==> flow/design.v <==
module s_sat_13_12 #(
    parameter   WIN  = 13,
    parameter   WOUT = 12
)(
    input  signed     [WIN-1:0]  din,
    output reg signed [WOUT-1:0] dout
);
always  @(*) begin
    if ((din[WIN-1] == 1'b1) && (din[WIN-2:WOUT-1] != { {WIN-WOUT}{1'b1} })) begin
        dout = {1'b1,{{WOUT-1}{1'b0}}};
    end
    else if ((din[WIN-1] == 1'b0) && (din[WIN-2:WOUT-1] != { {WIN-WOUT}{1'b0} })) begin
        dout = {1'b0,{{WOUT-1}{1'b1}}};
    end
    else begin
        dout = din[WOUT-1:0];
    end
end
endmodule
module s_sat_22_12 #(
    parameter   WIN  = 22,
    parameter   WOUT = 12
)(
    input  signed     [WIN-1:0]  din,
    output reg signed [WOUT-1:0] dout
);
always  @(*) begin
    if ((din[WIN-1] == 1'b1) && (din[WIN-2:WIN-3] != { 2{1'b1} })) begin
        dout = {1'b1,{{WOUT-1}{1'b0}}};
    end
    else if ((din[WIN-1] == 1'b0) && (din[WIN-2:WIN-3] != { 2{1'b0} })) begin
        dout = {1'b0,{{WOUT-1}{1'b1}}};
    end
    else begin
        dout = din[19:8];
    end
end
endmodule
module butterfly #(
    parameter WD = 12
)(
    input  signed [WD-1:0] din_a_re,
    input  signed [WD-1:0] din_a_im,
    input  signed [WD-1:0] din_b_re,
    input  signed [WD-1:0] din_b_im,
    output signed [WD-1:0] dout_a_re,
    output signed [WD-1:0] dout_a_im,
    output signed [WD-1:0] dout_b_re,
    output signed [WD-1:0] dout_b_im
);
    wire signed [WD:0] add_re, add_im, sub_re, sub_im;
    assign add_re = din_a_re + din_b_re;
    assign add_im = din_a_im + din_b_im;
    assign sub_re = din_a_re - din_b_re;
    assign sub_im = din_a_im - din_b_im;
    s_sat_13_12 sa0 (
        .din(add_re),
        .dout(dout_a_re)
    );
    s_sat_13_12 sa1 (
        .din(add_im),
        .dout(dout_a_im)
    );
    s_sat_13_12 sa2 (
        .din(sub_re),
        .dout(dout_b_re)
    );
    s_sat_13_12 sa3 (
        .din(sub_im),
        .dout(dout_b_im)
    );
endmodule
module tf_multi #(
    parameter WD   = 12,
    parameter WNRD = 9
)(
    input  signed [WD-1:0]   din_re,
    input  signed [WD-1:0]   din_im,
    input  signed [WNRD-1:0] wnr_re,
    input  signed [WNRD-1:0] wnr_im,
    output signed [WD-1:0]   dout_re,
    output signed [WD-1:0]   dout_im
);
    wire signed [WD+WNRD-1:0] m0, m1, m2, m3;
    assign m0 = din_re * wnr_re;
    assign m1 = din_im * wnr_im;
    assign m2 = din_re * wnr_im;
    assign m3 = din_im * wnr_re;
    wire signed [WD+WNRD:0] s0, s1;
    assign s0 = m0 - m1;     
    assign s1 = m2 + m3;     
    s_sat_22_12 sat0
    (
        .din(s0),
        .dout(dout_re)
    );
    s_sat_22_12 sat1
    (
        .din(s1),
        .dout(dout_im)
    );
endmodule
module fft_16 #(
    parameter WD = 12,
    parameter WNRD = 9
)(
    input                  clk,
    input                  rst_n,
    input                  en,
    input  signed [WD-1:0] sin_re,
    input  signed [WD-1:0] sin_im,
    output signed [WD-1:0] sout_re,
    output signed [WD-1:0] sout_im
);
    localparam W16_1_RE = 9'b011101100;
    localparam W16_1_IM = 9'b110011110;
    localparam W16_2_RE = 9'b010110101;
    localparam W16_2_IM = 9'b101001010;
    localparam W16_3_RE = 9'b001100001;
    localparam W16_3_IM = 9'b100010011;
    localparam W16_4_RE = 9'b000000000;
    localparam W16_4_IM = 9'b100000000;
    localparam W16_5_RE = 9'b110011110;
    localparam W16_5_IM = 9'b100010011;
    localparam W16_6_RE = 9'b101001010;
    localparam W16_6_IM = 9'b101001010;
    localparam W16_7_RE = 9'b100010011;
    localparam W16_7_IM = 9'b110011110;
    reg [3:0] count;
    reg  signed [WNRD-1:0] w1_re, w1_im, w2_re, w2_im;
    wire signed [WNRD-1:0] w3_re, w3_im;
    reg  signed [WD-1:0] d1_re [0:7];
    reg  signed [WD-1:0] d1_im [0:7];
    wire signed [WD-1:0] bf1_a_re;
    wire signed [WD-1:0] bf1_a_im;
    wire signed [WD-1:0] bf1_b_re;
    wire signed [WD-1:0] bf1_b_im;
    wire signed [WD-1:0] mux1_a_re;
    wire signed [WD-1:0] mux1_a_im;
    wire signed [WD-1:0] mux1_b_re;
    wire signed [WD-1:0] mux1_b_im;
    wire signed [WD-1:0] tf1_re;
    wire signed [WD-1:0] tf1_im;
    wire signed [WD-1:0] mux1_out_re;
    wire signed [WD-1:0] mux1_out_im;
    reg signed  [WD-1:0] stage1_out_re;
    reg signed  [WD-1:0] stage1_out_im;
    reg  signed [WD-1:0] d2_re [0:3];
    reg  signed [WD-1:0] d2_im [0:3];
    wire signed [WD-1:0] bf2_a_re;
    wire signed [WD-1:0] bf2_a_im;
    wire signed [WD-1:0] bf2_b_re;
    wire signed [WD-1:0] bf2_b_im;
    wire signed [WD-1:0] mux2_a_re;
    wire signed [WD-1:0] mux2_a_im;
    wire signed [WD-1:0] mux2_b_re;
    wire signed [WD-1:0] mux2_b_im;
    wire signed [WD-1:0] tf2_re;
    wire signed [WD-1:0] tf2_im;
    wire signed [WD-1:0] mux2_out_re;
    wire signed [WD-1:0] mux2_out_im;
    reg signed  [WD-1:0] stage2_out_re;
    reg signed  [WD-1:0] stage2_out_im;
    reg  signed [WD-1:0] d3_re [0:1];
    reg  signed [WD-1:0] d3_im [0:1];
    wire signed [WD-1:0] bf3_a_re;
    wire signed [WD-1:0] bf3_a_im;
    wire signed [WD-1:0] bf3_b_re;
    wire signed [WD-1:0] bf3_b_im;
    wire signed [WD-1:0] mux3_a_re;
    wire signed [WD-1:0] mux3_a_im;
    wire signed [WD-1:0] mux3_b_re;
    wire signed [WD-1:0] mux3_b_im;
    wire signed [WD-1:0] tf3_re;
    wire signed [WD-1:0] tf3_im;
    wire signed [WD-1:0] mux3_out_re;
    wire signed [WD-1:0] mux3_out_im;
    reg signed  [WD-1:0] stage3_out_re;
    reg signed  [WD-1:0] stage3_out_im;
    reg  signed [WD-1:0] d4_re;
    reg  signed [WD-1:0] d4_im;
    wire signed [WD-1:0] bf4_a_re;
    wire signed [WD-1:0] bf4_a_im;
    wire signed [WD-1:0] bf4_b_re;
    wire signed [WD-1:0] bf4_b_im;
    wire signed [WD-1:0] mux4_a_re;
    wire signed [WD-1:0] mux4_a_im;
    wire signed [WD-1:0] mux4_b_re;
    wire signed [WD-1:0] mux4_b_im;
    reg signed  [WD-1:0] stage4_out_re;
    reg signed  [WD-1:0] stage4_out_im;
    always @(posedge clk) begin
        if (!rst_n)
            count <= 4'd0;
        else if (en)
            count <= count + 1'b1;
        else
            count <= 4'd0;
    end
    assign mux1_a_re = (count[3])? bf1_a_re : d1_re[7];
    assign mux1_a_im = (count[3])? bf1_a_im : d1_im[7];
    assign mux1_b_re = (count[3])? bf1_b_re : sin_re;
    assign mux1_b_im = (count[3])? bf1_b_im : sin_im;
    assign mux1_out_re = ((count > 4'd0) & (count < 4'd8))? tf1_re : mux1_a_re;      
    assign mux1_out_im = ((count > 4'd0) & (count < 4'd8))? tf1_im : mux1_a_im;
    always @(*) begin
        w1_re <= W16_1_RE;
        w1_im <= W16_1_IM;
        case(count)
            4'd2: begin
                w1_re <= W16_2_RE;
                w1_im <= W16_2_IM;
            end
            4'd3: begin
                w1_re <= W16_3_RE;
                w1_im <= W16_3_IM;
            end
            4'd4: begin
                w1_re <= W16_4_RE;
                w1_im <= W16_4_IM;
            end
            4'd5: begin
                w1_re <= W16_5_RE;
                w1_im <= W16_5_IM;
            end
            4'd6: begin
                w1_re <= W16_6_RE;
                w1_im <= W16_6_IM;
            end
            4'd7: begin
                w1_re <= W16_7_RE;
                w1_im <= W16_7_IM;
            end
            default: begin
                w1_re <= W16_1_RE;
                w1_im <= W16_1_IM;
            end
        endcase
    end
    assign mux2_a_re = ((count == 0) | (count > 12) | (count > 4 & count < 9))? bf2_a_re : d2_re[3];
    assign mux2_a_im = ((count == 0) | (count > 12) | (count > 4 & count < 9))? bf2_a_im : d2_im[3];
    assign mux2_b_re = ((count == 0) | (count > 12) | (count > 4 & count < 9))? bf2_b_re : stage1_out_re;
    assign mux2_b_im = ((count == 0) | (count > 12) | (count > 4 & count < 9))? bf2_b_im : stage1_out_im;
    assign mux2_out_re = ((count > 1 & count < 5) | (count > 9 & count < 13))? tf2_re : mux2_a_re;
    assign mux2_out_im = ((count > 1 & count < 5) | (count > 9 & count < 13))? tf2_im : mux2_a_im;
    always @(*) begin
        w2_re <= W16_2_RE;
        w2_im <= W16_2_IM;
        case(count)
            4'd3: begin
                w2_re <= W16_4_RE;
                w2_im <= W16_4_IM;
            end
            4'd4: begin
                w2_re <= W16_6_RE;
                w2_im <= W16_6_IM;
            end
            4'd11: begin
                w2_re <= W16_4_RE;
                w2_im <= W16_4_IM;
            end
            4'd12: begin
                w2_re <= W16_6_RE;
                w2_im <= W16_6_IM;
            end
            default: begin
                w2_re <= W16_2_RE;
                w2_im <= W16_2_IM;
            end
        endcase
    end
    assign mux3_a_re = (~count[1])?
                        bf3_a_re : d3_re[1];
    assign mux3_a_im = (~count[1])?
                        bf3_a_im : d3_im[1];
    assign mux3_b_re = (~count[1])?
                        bf3_b_re : stage2_out_re;
    assign mux3_b_im = (~count[1])?
                        bf3_b_im : stage2_out_im;
    assign mux3_out_re = ((count==3) | (count==7) | (count==11) | (count==15))? tf3_re : mux3_a_re;
    assign mux3_out_im = ((count==3) | (count==7) | (count==11) | (count==15))? tf3_im : mux3_a_im;
    assign w3_re = W16_4_RE;
    assign w3_im = W16_4_IM;
    assign mux4_a_re = (~count[0])? bf4_a_re : d4_re;
    assign mux4_a_im = (~count[0])? bf4_a_im : d4_im;
    assign mux4_b_re = (~count[0])? bf4_b_re : stage3_out_re;
    assign mux4_b_im = (~count[0])? bf4_b_im : stage3_out_im;
    always @(posedge clk) begin
        if (!rst_n) begin
            d1_re[0] <= 12'd0;
            d1_im[0] <= 12'd0;
            d1_re[1] <= 12'd0;
            d1_im[1] <= 12'd0;
            d1_re[2] <= 12'd0;
            d1_im[2] <= 12'd0;
            d1_re[3] <= 12'd0;
            d1_im[3] <= 12'd0;
            d1_re[4] <= 12'd0;
            d1_im[4] <= 12'd0;
            d1_re[5] <= 12'd0;
            d1_im[5] <= 12'd0;
            d1_re[6] <= 12'd0;
            d1_im[6] <= 12'd0;
            d1_re[7] <= 12'd0;
            d1_im[7] <= 12'd0;
        end
        else begin
            d1_re[0] <= mux1_b_re;
            d1_im[0] <= mux1_b_im;
            d1_re[1] <= d1_re[0];
            d1_im[1] <= d1_im[0];
            d1_re[2] <= d1_re[1];
            d1_im[2] <= d1_im[1];
            d1_re[3] <= d1_re[2];
            d1_im[3] <= d1_im[2];
            d1_re[4] <= d1_re[3];
            d1_im[4] <= d1_im[3];
            d1_re[5] <= d1_re[4];
            d1_im[5] <= d1_im[4];
            d1_re[6] <= d1_re[5];
            d1_im[6] <= d1_im[5];
            d1_re[7] <= d1_re[6];
            d1_im[7] <= d1_im[6];
        end
    end
    butterfly bf1
    (
    .din_a_re   (d1_re[7]),
    .din_a_im   (d1_im[7]),
    .din_b_re   (sin_re),
    .din_b_im   (sin_im),
    .dout_a_re  (bf1_a_re),
    .dout_a_im  (bf1_a_im),
    .dout_b_re  (bf1_b_re),
    .dout_b_im  (bf1_b_im)
    );
    tf_multi tf1
    (
    .din_re     (mux1_a_re),
    .din_im     (mux1_a_im),
    .wnr_re     (w1_re),
    .wnr_im     (w1_im),
    .dout_re    (tf1_re),
    .dout_im    (tf1_im)
    );
    always @(posedge clk) begin
        if (!rst_n) begin
            stage1_out_re <= 12'd0;
            stage1_out_im <= 12'd0;
        end
        else begin
            stage1_out_re <= mux1_out_re;
            stage1_out_im <= mux1_out_im;
        end
    end
    always @(posedge clk) begin
        if (!rst_n) begin
            d2_re[0] <= 12'd0;
            d2_im[0] <= 12'd0;
            d2_re[1] <= 12'd0;
            d2_im[1] <= 12'd0;
            d2_re[2] <= 12'd0;
            d2_im[2] <= 12'd0;
            d2_re[3] <= 12'd0;
            d2_im[3] <= 12'd0;
        end
        else begin
            d2_re[0] <= mux2_b_re;
            d2_im[0] <= mux2_b_im;
            d2_re[1] <= d2_re[0];
            d2_im[1] <= d2_im[0];
            d2_re[2] <= d2_re[1];
            d2_im[2] <= d2_im[1];
            d2_re[3] <= d2_re[2];
            d2_im[3] <= d2_im[2];
        end
    end
    butterfly bf2
    (
    .din_a_re   (d2_re[3]),
    .din_a_im   (d2_im[3]),
    .din_b_re   (stage1_out_re),
    .din_b_im   (stage1_out_im),
    .dout_a_re  (bf2_a_re),
    .dout_a_im  (bf2_a_im),
    .dout_b_re  (bf2_b_re),
    .dout_b_im  (bf2_b_im)
    );
    tf_multi tf2
    (
    .din_re     (mux2_a_re),
    .din_im     (mux2_a_im),
    .wnr_re     (w2_re),
    .wnr_im     (w2_im),
    .dout_re    (tf2_re),
    .dout_im    (tf2_im)
    );
    always @(posedge clk) begin
        if (!rst_n) begin
            stage2_out_re <= 12'd0;
            stage2_out_im <= 12'd0;
        end
        else begin
            stage2_out_re <= mux2_out_re;
            stage2_out_im <= mux2_out_im;
        end
    end
    always @(posedge clk) begin
        if (!rst_n) begin
            d3_re[0] <= 12'd0;
            d3_im[0] <= 12'd0;
            d3_re[1] <= 12'd0;
            d3_im[1] <= 12'd0;
        end
        else begin
            d3_re[0] <= mux3_b_re;
            d3_im[0] <= mux3_b_im;
            d3_re[1] <= d3_re[0];
            d3_im[1] <= d3_im[0];
        end
    end
    butterfly bf3
    (
    .din_a_re   (d3_re[1]),
    .din_a_im   (d3_im[1]),
    .din_b_re   (stage2_out_re),
    .din_b_im   (stage2_out_im),
    .dout_a_re  (bf3_a_re),
    .dout_a_im  (bf3_a_im),
    .dout_b_re  (bf3_b_re),
    .dout_b_im  (bf3_b_im)
    );
    tf_multi tf3
    (
    .din_re     (mux3_a_re),
    .din_im     (mux3_a_im),
    .wnr_re     (w3_re),
    .wnr_im     (w3_im),
    .dout_re    (tf3_re),
    .dout_im    (tf3_im)
    );
    always @(posedge clk) begin
        if (!rst_n) begin
            stage3_out_re <= 12'd0;
            stage3_out_im <= 12'd0;
        end
        else begin
            stage3_out_re <= mux3_out_re;
            stage3_out_im <= mux3_out_im;
        end
    end
    always @(posedge clk) begin
        if (!rst_n) begin
            d4_re <= 12'd0;
            d4_im <= 12'd0;
        end
        else begin
            d4_re <= mux4_b_re;
            d4_im <= mux4_b_im;
        end
    end
    butterfly bf4
    (
    .din_a_re   (d4_re),
    .din_a_im   (d4_im),
    .din_b_re   (stage3_out_re),
    .din_b_im   (stage3_out_im),
    .dout_a_re  (bf4_a_re),
    .dout_a_im  (bf4_a_im),
    .dout_b_re  (bf4_b_re),
    .dout_b_im  (bf4_b_im)
    );
    always @(posedge clk) begin
        if (!rst_n) begin
            stage4_out_re <= 12'd0;
            stage4_out_im <= 12'd0;
        end
        else begin
            stage4_out_re <= mux4_a_re;
            stage4_out_im <= mux4_a_im;
        end
    end
    assign sout_re = stage4_out_re;
    assign sout_im = stage4_out_im;
endmodule
Hand-over note for fft_16

Reports on fft_16
Tool output for the design above before and after an edit, in the order of the flow.
"before" refers to lines of the RTL above, "after" to lines of the edited file.
"diff" is "after" less "before", of the values as shown.
Cell names lack the library's common part.
{"block": "design", "design": "fft_16", "clock": "clk", "cell_library": "sky130hd", "corner": "tt_025C_1v80"}

The edit
Unified diff, file above to edited file.
The edit is scripted: it alters the design's behaviour and was not made to optimise anything.
begin of diff
@@ -240,5 +240,5 @@
     assign mux2_a_re = ((count == 0) | (count > 12) | (count > 4 & count < 9))? bf2_a_re : d2_re[3];
     assign mux2_a_im = ((count == 0) | (count > 12) | (count > 4 & count < 9))? bf2_a_im : d2_im[3];
-    assign mux2_b_re = ((count == 0) | (count > 12) | (count > 4 & count < 9))? bf2_b_re : stage1_out_re;
+    assign mux2_b_re = stage1_out_re;
     assign mux2_b_im = ((count == 0) | (count > 12) | (count > 4 & count < 9))? bf2_b_im : stage1_out_im;
     assign mux2_out_re = ((count > 1 & count < 5) | (count > 9 & count < 13))? tf2_re : mux2_a_re;
end of diff

Elaborated design
Source: Yosys, flattened and elaborated. Widths are those after wreduce. Registers that Yosys merges into a memory's read port (data or address) are not register bits. Print and check cells do not count. Equal cells are merged and count once.
{"block": "op_classes", "item": "add_sub_neg", "before": 24, "after": 23, "diff": -1}
{"block": "op_classes", "item": "multipliers", "before": 8, "after": 8, "diff": 0}
{"block": "op_classes", "item": "n_div", "before": 0, "after": 0, "diff": 0}
{"block": "op_classes", "item": "compare", "before": 9, "after": 9, "diff": 0}
{"block": "op_classes", "item": "eq_ne", "before": 15, "after": 15, "diff": 0}
{"block": "op_classes", "item": "n_shift", "before": 0, "after": 0, "diff": 0}
{"block": "op_classes", "item": "n_mux", "before": 70, "after": 67, "diff": -3}
{"block": "op_classes", "item": "n_logic", "before": 48, "after": 46, "diff": -2}
{"block": "op_classes", "item": "n_reduce_logical", "before": 56, "after": 54, "diff": -2}
{"block": "op_table", "cell": "12-bit two-way mux", "before": 66, "after": 63, "diff": -3}
{"block": "op_table", "cell": "1-bit logical AND", "before": 44, "after": 42, "diff": -2}
{"block": "op_table", "cell": "1-bit NOT", "before": 38, "after": 36, "diff": -2}
{"block": "op_table", "cell": "12-bit by 12-bit subtractor with 13-bit output", "before": 8, "after": 7, "diff": -1}
Unchanged operator kinds not shown: 26.
{"block": "bits", "item": "ff_bits", "before": 460, "after": 460, "diff": 0}
{"block": "bits", "item": "latchBits", "before": 0, "after": 0, "diff": 0}
{"block": "bits", "item": "mem_bits_rw", "before": 0, "after": 0, "diff": 0}
{"block": "bits", "item": "romBits", "before": 0, "after": 0, "diff": 0}
{"block": "bits", "item": "clocked_rd_ports_x_width", "before": 0, "after": 0, "diff": 0}
{"block": "bits", "item": "mem_count", "before": 0, "after": 0, "diff": 0}
{"block": "bits", "item": "in_bits", "before": 27, "after": 27, "diff": 0}
{"block": "bits", "item": "output_inout_bits", "before": 24, "after": 24, "diff": 0}
{"block": "bits", "item": "elab_cells", "before": 269, "after": 261, "diff": -8}

Longest topological paths
Yosys ltp: most cells in a row. Word level: on the elaborated netlist, between registers, memories and ports. Mapped: between sequential cells and ports; inverters and the memories' decode and read muxes count.
{"block": "logic_depth", "item": "depth_word", "before": 13, "after": 13, "diff": 0}
{"block": "logic_depth", "item": "ABC_AREA", "before": "0", "after": "0"}
{"block": "logic_depth", "item": "mapped_depth", "before": 42, "after": 41, "diff": -1}
{"block": "logic_depth", "item": "depth_no_buf", "before": 41, "after": 39, "diff": -2}

Mapped cells and area
Yosys stat after the flow's synthesis: flattened, memories mapped to cells. It holds for the ABC_AREA given above (unset counts as 0); a run with the other value may have another netlist.
{"block": "mapped", "item": "cells", "before": 5776, "after": 5746, "diff": -30}
{"block": "mapped", "item": "area_um2", "before": 51829.7, "after": 51917.3, "diff": 87.6}
{"block": "mapped", "item": "seqArea_um2", "before": 9208.8, "after": 9208.8, "diff": 0.0}
{"block": "mapped", "item": "ffs", "before": 460, "after": 460, "diff": 0}
{"block": "by_type", "type": "nor2_1", "before": 442, "after": 362, "diff": -80}
{"block": "by_type", "type": "nand2_1", "before": 267, "after": 304, "diff": 37}
{"block": "by_type", "type": "clkbuf_1", "before": 213, "after": 183, "diff": -30}
{"block": "by_type", "type": "maj3_1", "before": 49, "after": 79, "diff": 30}
{"block": "by_type", "type": "a21oi_1", "before": 364, "after": 345, "diff": -19}
{"block": "by_type", "type": "and2_1", "before": 284, "after": 300, "diff": 16}
{"block": "by_type", "type": "nand3_1", "before": 30, "after": 44, "diff": 14}
{"block": "by_type", "type": "ha_1", "before": 575, "after": 563, "diff": -12}
{"block": "by_type", "type": "nand2b_1", "before": 95, "after": 83, "diff": -12}
{"block": "by_type", "type": "nor3b_1", "before": 4, "after": 16, "diff": 12}
{"block": "by_type", "type": "o22ai_1", "before": 49, "after": 38, "diff": -11}
{"block": "by_type", "type": "mux2i_1", "before": 8, "after": 19, "diff": 11}
{"block": "by_type", "type": "inv_1", "before": 1058, "after": 1068, "diff": 10}
{"block": "by_type", "type": "o21ai_0", "before": 273, "after": 263, "diff": -10}
{"block": "by_type", "type": "a221oi_1", "before": 53, "after": 43, "diff": -10}
{"block": "by_type", "type": "xnor2_1", "before": 191, "after": 182, "diff": -9}
{"block": "by_type", "type": "a211oi_1", "before": 46, "after": 54, "diff": 8}
{"block": "by_type", "type": "a21o_1", "before": 27, "after": 35, "diff": 8}
Unchanged cell types not shown: 15.
Not every row of either side is listed.
The figures by module come from a second, unflattened synthesis with its own total; it is not the netlist above.
{"block": "unflattened", "item": "cells_unflattened", "before": 8882, "after": 8778, "diff": -104}
{"block": "unflattened", "item": "hier_area_um2", "before": 80643.6, "after": 80252.0, "diff": -391.6}
Rows give one instance, submodules left out.
{"block": "modules_before", "mod": "tf_multi", "instances": 3, "cells": 1815, "area_um2": 16854.9, "seq_area_um2": 0.0}
{"block": "modules_before", "mod": "fft_16", "instances": 1, "cells": 1553, "area_um2": 16300.6, "seq_area_um2": 9208.8}
{"block": "modules_before", "mod": "butterfly", "instances": 4, "cells": 351, "area_um2": 2487.4, "seq_area_um2": 0.0}
{"block": "modules_before", "mod": "s_sat_13_12", "instances": 16, "cells": 15, "area_um2": 146.4, "seq_area_um2": 0.0}
{"block": "modules_before", "mod": "s_sat_22_12", "instances": 6, "cells": 40, "area_um2": 247.7, "seq_area_um2": 0.0}
{"block": "modules_after", "mod": "tf_multi", "instances": 3, "cells": 1789, "area_um2": 16772.3, "seq_area_um2": 0.0}
{"block": "modules_after", "mod": "fft_16", "instances": 1, "cells": 1527, "area_um2": 16156.7, "seq_area_um2": 9208.8}
{"block": "modules_after", "mod": "butterfly", "instances": 4, "cells": 351, "area_um2": 2487.4, "seq_area_um2": 0.0}
{"block": "modules_after", "mod": "s_sat_13_12", "instances": 16, "cells": 15, "area_um2": 146.4, "seq_area_um2": 0.0}
{"block": "modules_after", "mod": "s_sat_22_12", "instances": 6, "cells": 40, "area_um2": 247.7, "seq_area_um2": 0.0}

Worst setup path after synthesis
Path of least setup slack by OpenSTA after synthesis, without wires, with an ideal clock, recovery checks aside; 20% of the period is set as input and as output delay. Where synthesis merged equal registers, the netlist keeps one of their names.
{"block": "synth_timing", "item": "path_type", "before": "input-to-reg", "after": "input-to-reg"}
{"block": "synth_timing", "item": "start", "before": "input sin_re[0]", "after": "input sin_im[1]"}
{"block": "synth_timing", "item": "end", "before": "register stage1_out_im[10]", "after": "register stage1_out_im[4]"}
{"block": "synth_timing", "item": "period_ns", "before": 11.0, "after": 11.0, "diff": 0.0}
{"block": "synth_timing", "item": "input_delay_ns", "before": 2.200, "after": 2.200, "diff": 0.000}
{"block": "synth_timing", "item": "launch_ns", "before": 2.200, "after": 2.200, "diff": 0.000}
{"block": "synth_timing", "item": "t_arrival_ns", "before": 11.149, "after": 10.817, "diff": -0.332}
{"block": "synth_timing", "item": "path_slack_ns", "before": -0.225, "after": 0.097, "diff": 0.322}
{"block": "synth_timing", "item": "delay_ns", "before": 9.025, "after": 8.703, "diff": -0.322}
{"block": "synth_timing", "item": "path_stages", "before": 38, "after": 39, "diff": 1}
{"block": "synth_timing", "item": "n_path_buf", "before": 2, "after": 3, "diff": 1}
{"block": "synth_timing", "item": "synth_period_reached_ns", "before": 11.225, "after": 10.903, "diff": -0.322}
"delay_ns" is the arrival time less input delay plus setup time.
"path_stages": output pins that drive a net of the path, with the launching flip-flop's if there is one; two outputs of one cell count as two.
"synth_period_reached_ns" = period - worst setup slack (recovery checks aside). The figure is calculated, with input and output delays left at 20% of the set period.
Between the ends stands the longest chain of elaborated cells between them, by number of cells; it is not shown to be the way that was timed. Of several equally long chains one is given.
A line is the first line of the expression or statement that the cell stems from. Yosys adds cells for indexed reads and writes and turns some case tables into memories.
{"block": "synth_between_before", "cell_sequence": "ha_1 -> fa_1 -> nand2b_1 -> a21oi_1 -> o21ai_0 -> a21oi_1 -> o21ai_0 -> a21oi_1 -> or3_1 -> a21oi_1 -> or2_2 -> a22oi_1 -> maj3_1 -> mux2i_1 -> clkbuf_1 -> nor2_1 -> fa_1 -> fa_1 -> [2 not listed] -> fa_1 -> inv_1 -> fa_1 -> fa_1 -> inv_1 -> fa_1 -> inv_1 -> ha_1 -> o41a_1 -> a31o_2 -> a21o_1 -> a31o_2 -> a21oi_1 -> xnor2_1 -> a21oi_1 -> or2_2 -> clkbuf_1 -> o22ai_1", "elab_chain_len": 13, "cone_cells": 18, "lines_between": 9, "cone_classes": "add/sub (2); mul (1); eq/ne (1); mux (6); logic (3); reduce/logical (5)"}
{"block": "synth_lines_before", "item": "start, declared", "line": 110, "text": "input  signed [WD-1:0] sin_re,"}
{"block": "synth_lines_before", "item": "12-bit by 12-bit adder with 13-bit output", "line": 52, "text": "assign add_re = din_a_re + din_b_re;"}
{"block": "synth_lines_before", "item": "1-bit NOT", "line": 12, "text": "else if ((din[WIN-1] == 1'b0) && (din[WIN-2:WOUT-1] != { {WIN-WOUT}{1'b0} })) begin"}
{"block": "synth_lines_before", "item": "1-bit logical AND", "line": 12}
{"block": "synth_lines_before", "item": "12-bit two-way mux", "line": 12}
{"block": "synth_lines_before", "item": "12-bit two-way mux", "line": 9, "text": "if ((din[WIN-1] == 1'b1) && (din[WIN-2:WOUT-1] != { {WIN-WOUT}{1'b1} })) begin"}
{"block": "synth_lines_before", "item": "12-bit two-way mux", "line": 200, "text": "assign mux1_a_re = (count[3])? bf1_a_re : d1_re[7];"}
{"block": "synth_lines_before", "item": "12-bit by 9-bit multiplier with 21-bit output", "line": 87, "text": "assign m2 = din_re * wnr_im;"}
{"block": "synth_lines_before", "item": "21-bit by 21-bit adder with 22-bit output", "line": 91, "text": "assign s1 = m2 + m3;"}
{"block": "synth_lines_before", "item": "1-bit NOT", "line": 31, "text": "else if ((din[WIN-1] == 1'b0) && (din[WIN-2:WIN-3] != { 2{1'b0} })) begin"}
{"block": "synth_lines_before", "item": "1-bit logical AND", "line": 31}
{"block": "synth_lines_before", "item": "12-bit two-way mux", "line": 31}
{"block": "synth_lines_before", "item": "12-bit two-way mux", "line": 28, "text": "if ((din[WIN-1] == 1'b1) && (din[WIN-2:WIN-3] != { 2{1'b1} })) begin"}
{"block": "synth_lines_before", "item": "12-bit two-way mux", "line": 205, "text": "assign mux1_out_im = ((count > 4'd0) & (count < 4'd8))? tf1_im : mux1_a_im;"}
{"block": "synth_lines_before", "item": "end, assigned", "line": 349, "text": "stage1_out_im <= 12'd0;"}
{"block": "synth_lines_before", "item": "end, assigned", "line": 353, "text": "stage1_out_im <= mux1_out_im;"}
{"block": "synth_lines_before", "item": "end, declared", "line": 147, "text": "reg signed  [WD-1:0] stage1_out_im;"}
{"block": "synth_between_after", "cell_sequence": "inv_1 -> ha_1 -> nand2b_1 -> a21oi_1 -> o21ai_0 -> a21oi_1 -> o21ai_0 -> a2111o_1 -> a31oi_1 -> xnor2_1 -> clkbuf_1 -> o21ai_0 -> o211ai_1 -> o21a_1 -> clkbuf_1 -> nand2_1 -> fa_1 -> inv_1 -> [3 not listed] -> inv_1 -> fa_1 -> fa_1 -> fa_1 -> inv_1 -> fa_1 -> inv_1 -> ha_1 -> o21ai_0 -> nor4b_1 -> nor3b_1 -> o2111ai_1 -> a21boi_0 -> o21ai_0 -> a311oi_1 -> clkbuf_1 -> nor3_1 -> a211oi_1", "elab_chain_len": 13, "cone_cells": 18, "lines_between": 9, "cone_classes": "add/sub (2); mul (1); eq/ne (1); mux (6); logic (3); reduce/logical (5)"}
{"block": "synth_lines_after", "item": "start, declared", "line": 111, "text": "input  signed [WD-1:0] sin_im,"}
{"block": "synth_lines_after", "item": "12-bit by 12-bit adder with 13-bit output", "line": 53, "text": "assign add_im = din_a_im + din_b_im;"}
{"block": "synth_lines_after", "item": "1-bit NOT", "line": 12, "text": "else if ((din[WIN-1] == 1'b0) && (din[WIN-2:WOUT-1] != { {WIN-WOUT}{1'b0} })) begin"}
{"block": "synth_lines_after", "item": "1-bit logical AND", "line": 12}
{"block": "synth_lines_after", "item": "12-bit two-way mux", "line": 12}
{"block": "synth_lines_after", "item": "12-bit two-way mux", "line": 9, "text": "if ((din[WIN-1] == 1'b1) && (din[WIN-2:WOUT-1] != { {WIN-WOUT}{1'b1} })) begin"}
{"block": "synth_lines_after", "item": "12-bit two-way mux", "line": 201, "text": "assign mux1_a_im = (count[3])? bf1_a_im : d1_im[7];"}
{"block": "synth_lines_after", "item": "12-bit by 9-bit multiplier with 21-bit output", "line": 88, "text": "assign m3 = din_im * wnr_re;"}
{"block": "synth_lines_after", "item": "21-bit by 21-bit adder with 22-bit output", "line": 91, "text": "assign s1 = m2 + m3;"}
{"block": "synth_lines_after", "item": "1-bit NOT", "line": 31, "text": "else if ((din[WIN-1] == 1'b0) && (din[WIN-2:WIN-3] != { 2{1'b0} })) begin"}
{"block": "synth_lines_after", "item": "1-bit logical AND", "line": 31}
{"block": "synth_lines_after", "item": "12-bit two-way mux", "line": 31}
{"block": "synth_lines_after", "item": "12-bit two-way mux", "line": 28, "text": "if ((din[WIN-1] == 1'b1) && (din[WIN-2:WIN-3] != { 2{1'b1} })) begin"}
{"block": "synth_lines_after", "item": "12-bit two-way mux", "line": 205, "text": "assign mux1_out_im = ((count > 4'd0) & (count < 4'd8))? tf1_im : mux1_a_im;"}
{"block": "synth_lines_after", "item": "end, assigned", "line": 349, "text": "stage1_out_im <= 12'd0;"}
{"block": "synth_lines_after", "item": "end, assigned", "line": 353, "text": "stage1_out_im <= mux1_out_im;"}
{"block": "synth_lines_after", "item": "end, declared", "line": 147, "text": "reg signed  [WD-1:0] stage1_out_im;"}

Worst path after layout
From the final timing report of the runs of set A: the path of least setup slack in the routed layout; clock arrival at registers is part of the times.
{"block": "layout_timing", "item": "path_type", "before": "input-to-reg", "after": "input-to-reg"}
{"block": "layout_timing", "item": "start", "before": "input sin_re[0]", "after": "input sin_re[3]"}
{"block": "layout_timing", "item": "end", "before": "register stage1_out_re[6]", "after": "register stage1_out_im[0]"}
{"block": "layout_timing", "item": "period_ns", "before": 10.7, "after": 10.7, "diff": 0.0}
{"block": "layout_timing", "item": "input_delay_ns", "before": 2.14, "after": 2.14, "diff": 0.00}
{"block": "layout_timing", "item": "launch_ns", "before": 2.14, "after": 2.14, "diff": 0.00}
{"block": "layout_timing", "item": "t_arrival_ns", "before": 10.99, "after": 10.92, "diff": -0.07}
{"block": "layout_timing", "item": "path_slack_ns", "before": 0.25, "after": 0.33, "diff": 0.08}
{"block": "layout_timing", "item": "path_stages", "before": 42, "after": 39, "diff": -3}
{"block": "layout_timing", "item": "n_path_buf", "before": 6, "after": 5, "diff": -1}
Between the ends stands the longest chain of elaborated cells between them, by number of cells; it is not shown to be the way that was timed. Of several equally long chains one is given.
{"block": "layout_between_before", "cell_sequence": "clkbuf_2 -> ha_4 -> fa_2 -> nand2b_1 -> a21oi_2 -> o21ai_2 -> a21oi_2 -> o21ai_2 -> a21oi_2 -> or3_4 -> a21oi_4 -> or2_4 -> a22oi_2 -> buf_6 -> buf_4 -> a21oi_4 -> a2bb2oi_4 -> buf_6 -> [6 not listed] -> fa_1 -> fa_1 -> fa_1 -> inv_2 -> fa_1 -> inv_1 -> ha_2 -> a21o_1 -> nand2_1 -> inv_2 -> or4b_4 -> o2111ai_4 -> nand3_4 -> buf_4 -> a311oi_4 -> buf_4 -> nor2_2 -> o22ai_1", "elab_chain_len": 13, "cone_cells": 18, "lines_between": 9, "cone_classes": "add/sub (2); mul (1); eq/ne (1); mux (6); logic (3); reduce/logical (5)"}
{"block": "layout_lines_before", "item": "start, declared", "line": 110, "text": "input  signed [WD-1:0] sin_re,"}
{"block": "layout_lines_before", "item": "12-bit by 12-bit adder with 13-bit output", "line": 52, "text": "assign add_re = din_a_re + din_b_re;"}
{"block": "layout_lines_before", "item": "1-bit NOT", "line": 12, "text": "else if ((din[WIN-1] == 1'b0) && (din[WIN-2:WOUT-1] != { {WIN-WOUT}{1'b0} })) begin"}
{"block": "layout_lines_before", "item": "1-bit logical AND", "line": 12}
{"block": "layout_lines_before", "item": "12-bit two-way mux", "line": 12}
{"block": "layout_lines_before", "item": "12-bit two-way mux", "line": 9, "text": "if ((din[WIN-1] == 1'b1) && (din[WIN-2:WOUT-1] != { {WIN-WOUT}{1'b1} })) begin"}
{"block": "layout_lines_before", "item": "12-bit two-way mux", "line": 200, "text": "assign mux1_a_re = (count[3])? bf1_a_re : d1_re[7];"}
{"block": "layout_lines_before", "item": "12-bit by 9-bit multiplier with 21-bit output", "line": 85, "text": "assign m0 = din_re * wnr_re;"}
{"block": "layout_lines_before", "item": "21-bit by 21-bit subtractor with 22-bit output", "line": 90, "text": "assign s0 = m0 - m1;"}
{"block": "layout_lines_before", "item": "1-bit NOT", "line": 31, "text": "else if ((din[WIN-1] == 1'b0) && (din[WIN-2:WIN-3] != { 2{1'b0} })) begin"}
{"block": "layout_lines_before", "item": "1-bit logical AND", "line": 31}
{"block": "layout_lines_before", "item": "12-bit two-way mux", "line": 31}
{"block": "layout_lines_before", "item": "12-bit two-way mux", "line": 28, "text": "if ((din[WIN-1] == 1'b1) && (din[WIN-2:WIN-3] != { 2{1'b1} })) begin"}
{"block": "layout_lines_before", "item": "12-bit two-way mux", "line": 204, "text": "assign mux1_out_re = ((count > 4'd0) & (count < 4'd8))? tf1_re : mux1_a_re;"}
{"block": "layout_lines_before", "item": "end, assigned", "line": 348, "text": "stage1_out_re <= 12'd0;"}
{"block": "layout_lines_before", "item": "end, assigned", "line": 352, "text": "stage1_out_re <= mux1_out_re;"}
{"block": "layout_lines_before", "item": "end, declared", "line": 146, "text": "reg signed  [WD-1:0] stage1_out_re;"}
{"block": "layout_between_after", "cell_sequence": "clkdlybuf4s50_1 -> inv_1 -> ha_1 -> o21bai_1 -> a21oi_2 -> o211ai_1 -> a21oi_1 -> o21ai_2 -> a21oi_2 -> buf_4 -> xor2_4 -> buf_4 -> o21ai_0 -> a31o_2 -> clkinvlp_4 -> nor2_1 -> ha_1 -> inv_1 -> [3 not listed] -> fa_1 -> fa_1 -> fa_1 -> inv_1 -> fa_1 -> inv_1 -> ha_4 -> nor4_1 -> o211ai_1 -> nor3b_4 -> o2111ai_2 -> a21o_1 -> a31oi_1 -> a311oi_2 -> buf_4 -> buf_4 -> nor3_1 -> a211oi_1", "elab_chain_len": 13, "cone_cells": 18, "lines_between": 9, "cone_classes": "add/sub (2); mul (1); eq/ne (1); mux (6); logic (3); reduce/logical (5)"}
{"block": "layout_lines_after", "item": "start, declared", "line": 110, "text": "input  signed [WD-1:0] sin_re,"}
{"block": "layout_lines_after", "item": "12-bit by 12-bit adder with 13-bit output", "line": 52, "text": "assign add_re = din_a_re + din_b_re;"}
{"block": "layout_lines_after", "item": "1-bit NOT", "line": 12, "text": "else if ((din[WIN-1] == 1'b0) && (din[WIN-2:WOUT-1] != { {WIN-WOUT}{1'b0} })) begin"}
{"block": "layout_lines_after", "item": "1-bit logical AND", "line": 12}
{"block": "layout_lines_after", "item": "12-bit two-way mux", "line": 12}
{"block": "layout_lines_after", "item": "12-bit two-way mux", "line": 9, "text": "if ((din[WIN-1] == 1'b1) && (din[WIN-2:WOUT-1] != { {WIN-WOUT}{1'b1} })) begin"}
{"block": "layout_lines_after", "item": "12-bit two-way mux", "line": 200, "text": "assign mux1_a_re = (count[3])? bf1_a_re : d1_re[7];"}
{"block": "layout_lines_after", "item": "12-bit by 9-bit multiplier with 21-bit output", "line": 87, "text": "assign m2 = din_re * wnr_im;"}
{"block": "layout_lines_after", "item": "21-bit by 21-bit adder with 22-bit output", "line": 91, "text": "assign s1 = m2 + m3;"}
{"block": "layout_lines_after", "item": "1-bit NOT", "line": 31, "text": "else if ((din[WIN-1] == 1'b0) && (din[WIN-2:WIN-3] != { 2{1'b0} })) begin"}
{"block": "layout_lines_after", "item": "1-bit logical AND", "line": 31}
{"block": "layout_lines_after", "item": "12-bit two-way mux", "line": 31}
{"block": "layout_lines_after", "item": "12-bit two-way mux", "line": 28, "text": "if ((din[WIN-1] == 1'b1) && (din[WIN-2:WIN-3] != { 2{1'b1} })) begin"}
{"block": "layout_lines_after", "item": "12-bit two-way mux", "line": 205, "text": "assign mux1_out_im = ((count > 4'd0) & (count < 4'd8))? tf1_im : mux1_a_im;"}
{"block": "layout_lines_after", "item": "end, assigned", "line": 349, "text": "stage1_out_im <= 12'd0;"}
{"block": "layout_lines_after", "item": "end, assigned", "line": 353, "text": "stage1_out_im <= mux1_out_im;"}
{"block": "layout_lines_after", "item": "end, declared", "line": 147, "text": "reg signed  [WD-1:0] stage1_out_im;"}

Flow runs
Both versions went through the flow (Yosys, OpenROAD) with the same settings in each pair. Constraints: input delay and output delay 20% of the set period each, output load 0.01 pF.
{"block": "settings_set_A", "period_ns": 10.7, "CAP_MARGIN": 20, "CORE_MARGIN": 2, "CORE_UTILIZATION": 40, "SLEW_MARGIN": 20}
{"block": "results_set_A", "item": "synthesis_area_um2", "before": 51829.7, "after": 51917.3, "diff": 87.6}
{"block": "results_set_A", "item": "dieArea_um2", "before": 132471.0, "after": 132693.0, "diff": 222.0}
{"block": "results_set_A", "item": "final_stdcell_area_um2", "before": 60246.5, "after": 58962.8, "diff": -1283.7}
{"block": "results_set_A", "item": "utilization_frac", "before": 0.467, "after": 0.457, "diff": -0.010}
{"block": "results_set_A", "item": "ws_setup_ns", "before": 0.249, "after": 0.329, "diff": 0.080}
{"block": "results_set_A", "item": "timing.setup.tns_ns", "before": 0.000, "after": 0.000, "diff": 0.000}
{"block": "results_set_A", "item": "final_hold_ws_ns", "before": 0.394, "after": 0.413, "diff": 0.019}
{"block": "results_set_A", "item": "timing.achieved_period_ns", "before": 10.451, "after": 10.371, "diff": -0.080}
{"block": "settings_set_B", "CORE_ASPECT_RATIO": 1.38, "CORE_UTILIZATION": 53, "CTS_CLUSTER_DIAMETER": 42, "MAX_ROUTING_LAYER": "met4", "PLACE_DENSITY_LB_ADDON": 0.22, "SETUP_SLACK_MARGIN": -0.92, "period_ns": 13.4, "CAP_MARGIN": 20, "CORE_MARGIN": 2, "SLEW_MARGIN": 20}
{"block": "results_set_B", "item": "synthesis_area_um2", "before": 51829.7, "after": 51917.3, "diff": 87.6}
{"block": "results_set_B", "item": "dieArea_um2", "before": 100341.0, "after": 100509.0, "diff": 168.0}
{"block": "results_set_B", "item": "final_stdcell_area_um2", "before": 55902.4, "after": 56170.1, "diff": 267.7}
{"block": "results_set_B", "item": "utilization_frac", "before": 0.577, "after": 0.58, "diff": 0.003}
{"block": "results_set_B", "item": "ws_setup_ns", "before": 1.240, "after": 0.774, "diff": -0.466}
{"block": "results_set_B", "item": "timing.setup.tns_ns", "before": 0.000, "after": 0.000, "diff": 0.000}
{"block": "results_set_B", "item": "final_hold_ws_ns", "before": 0.423, "after": 0.422, "diff": -0.001}
{"block": "results_set_B", "item": "timing.achieved_period_ns", "before": 12.160, "after": 12.626, "diff": 0.466}
By "timing.achieved_period_ns" is meant the clock period of the run minus its worst setup slack. This is arithmetic on one report: input and output delays are still those of the set period (20% each).

End of note.
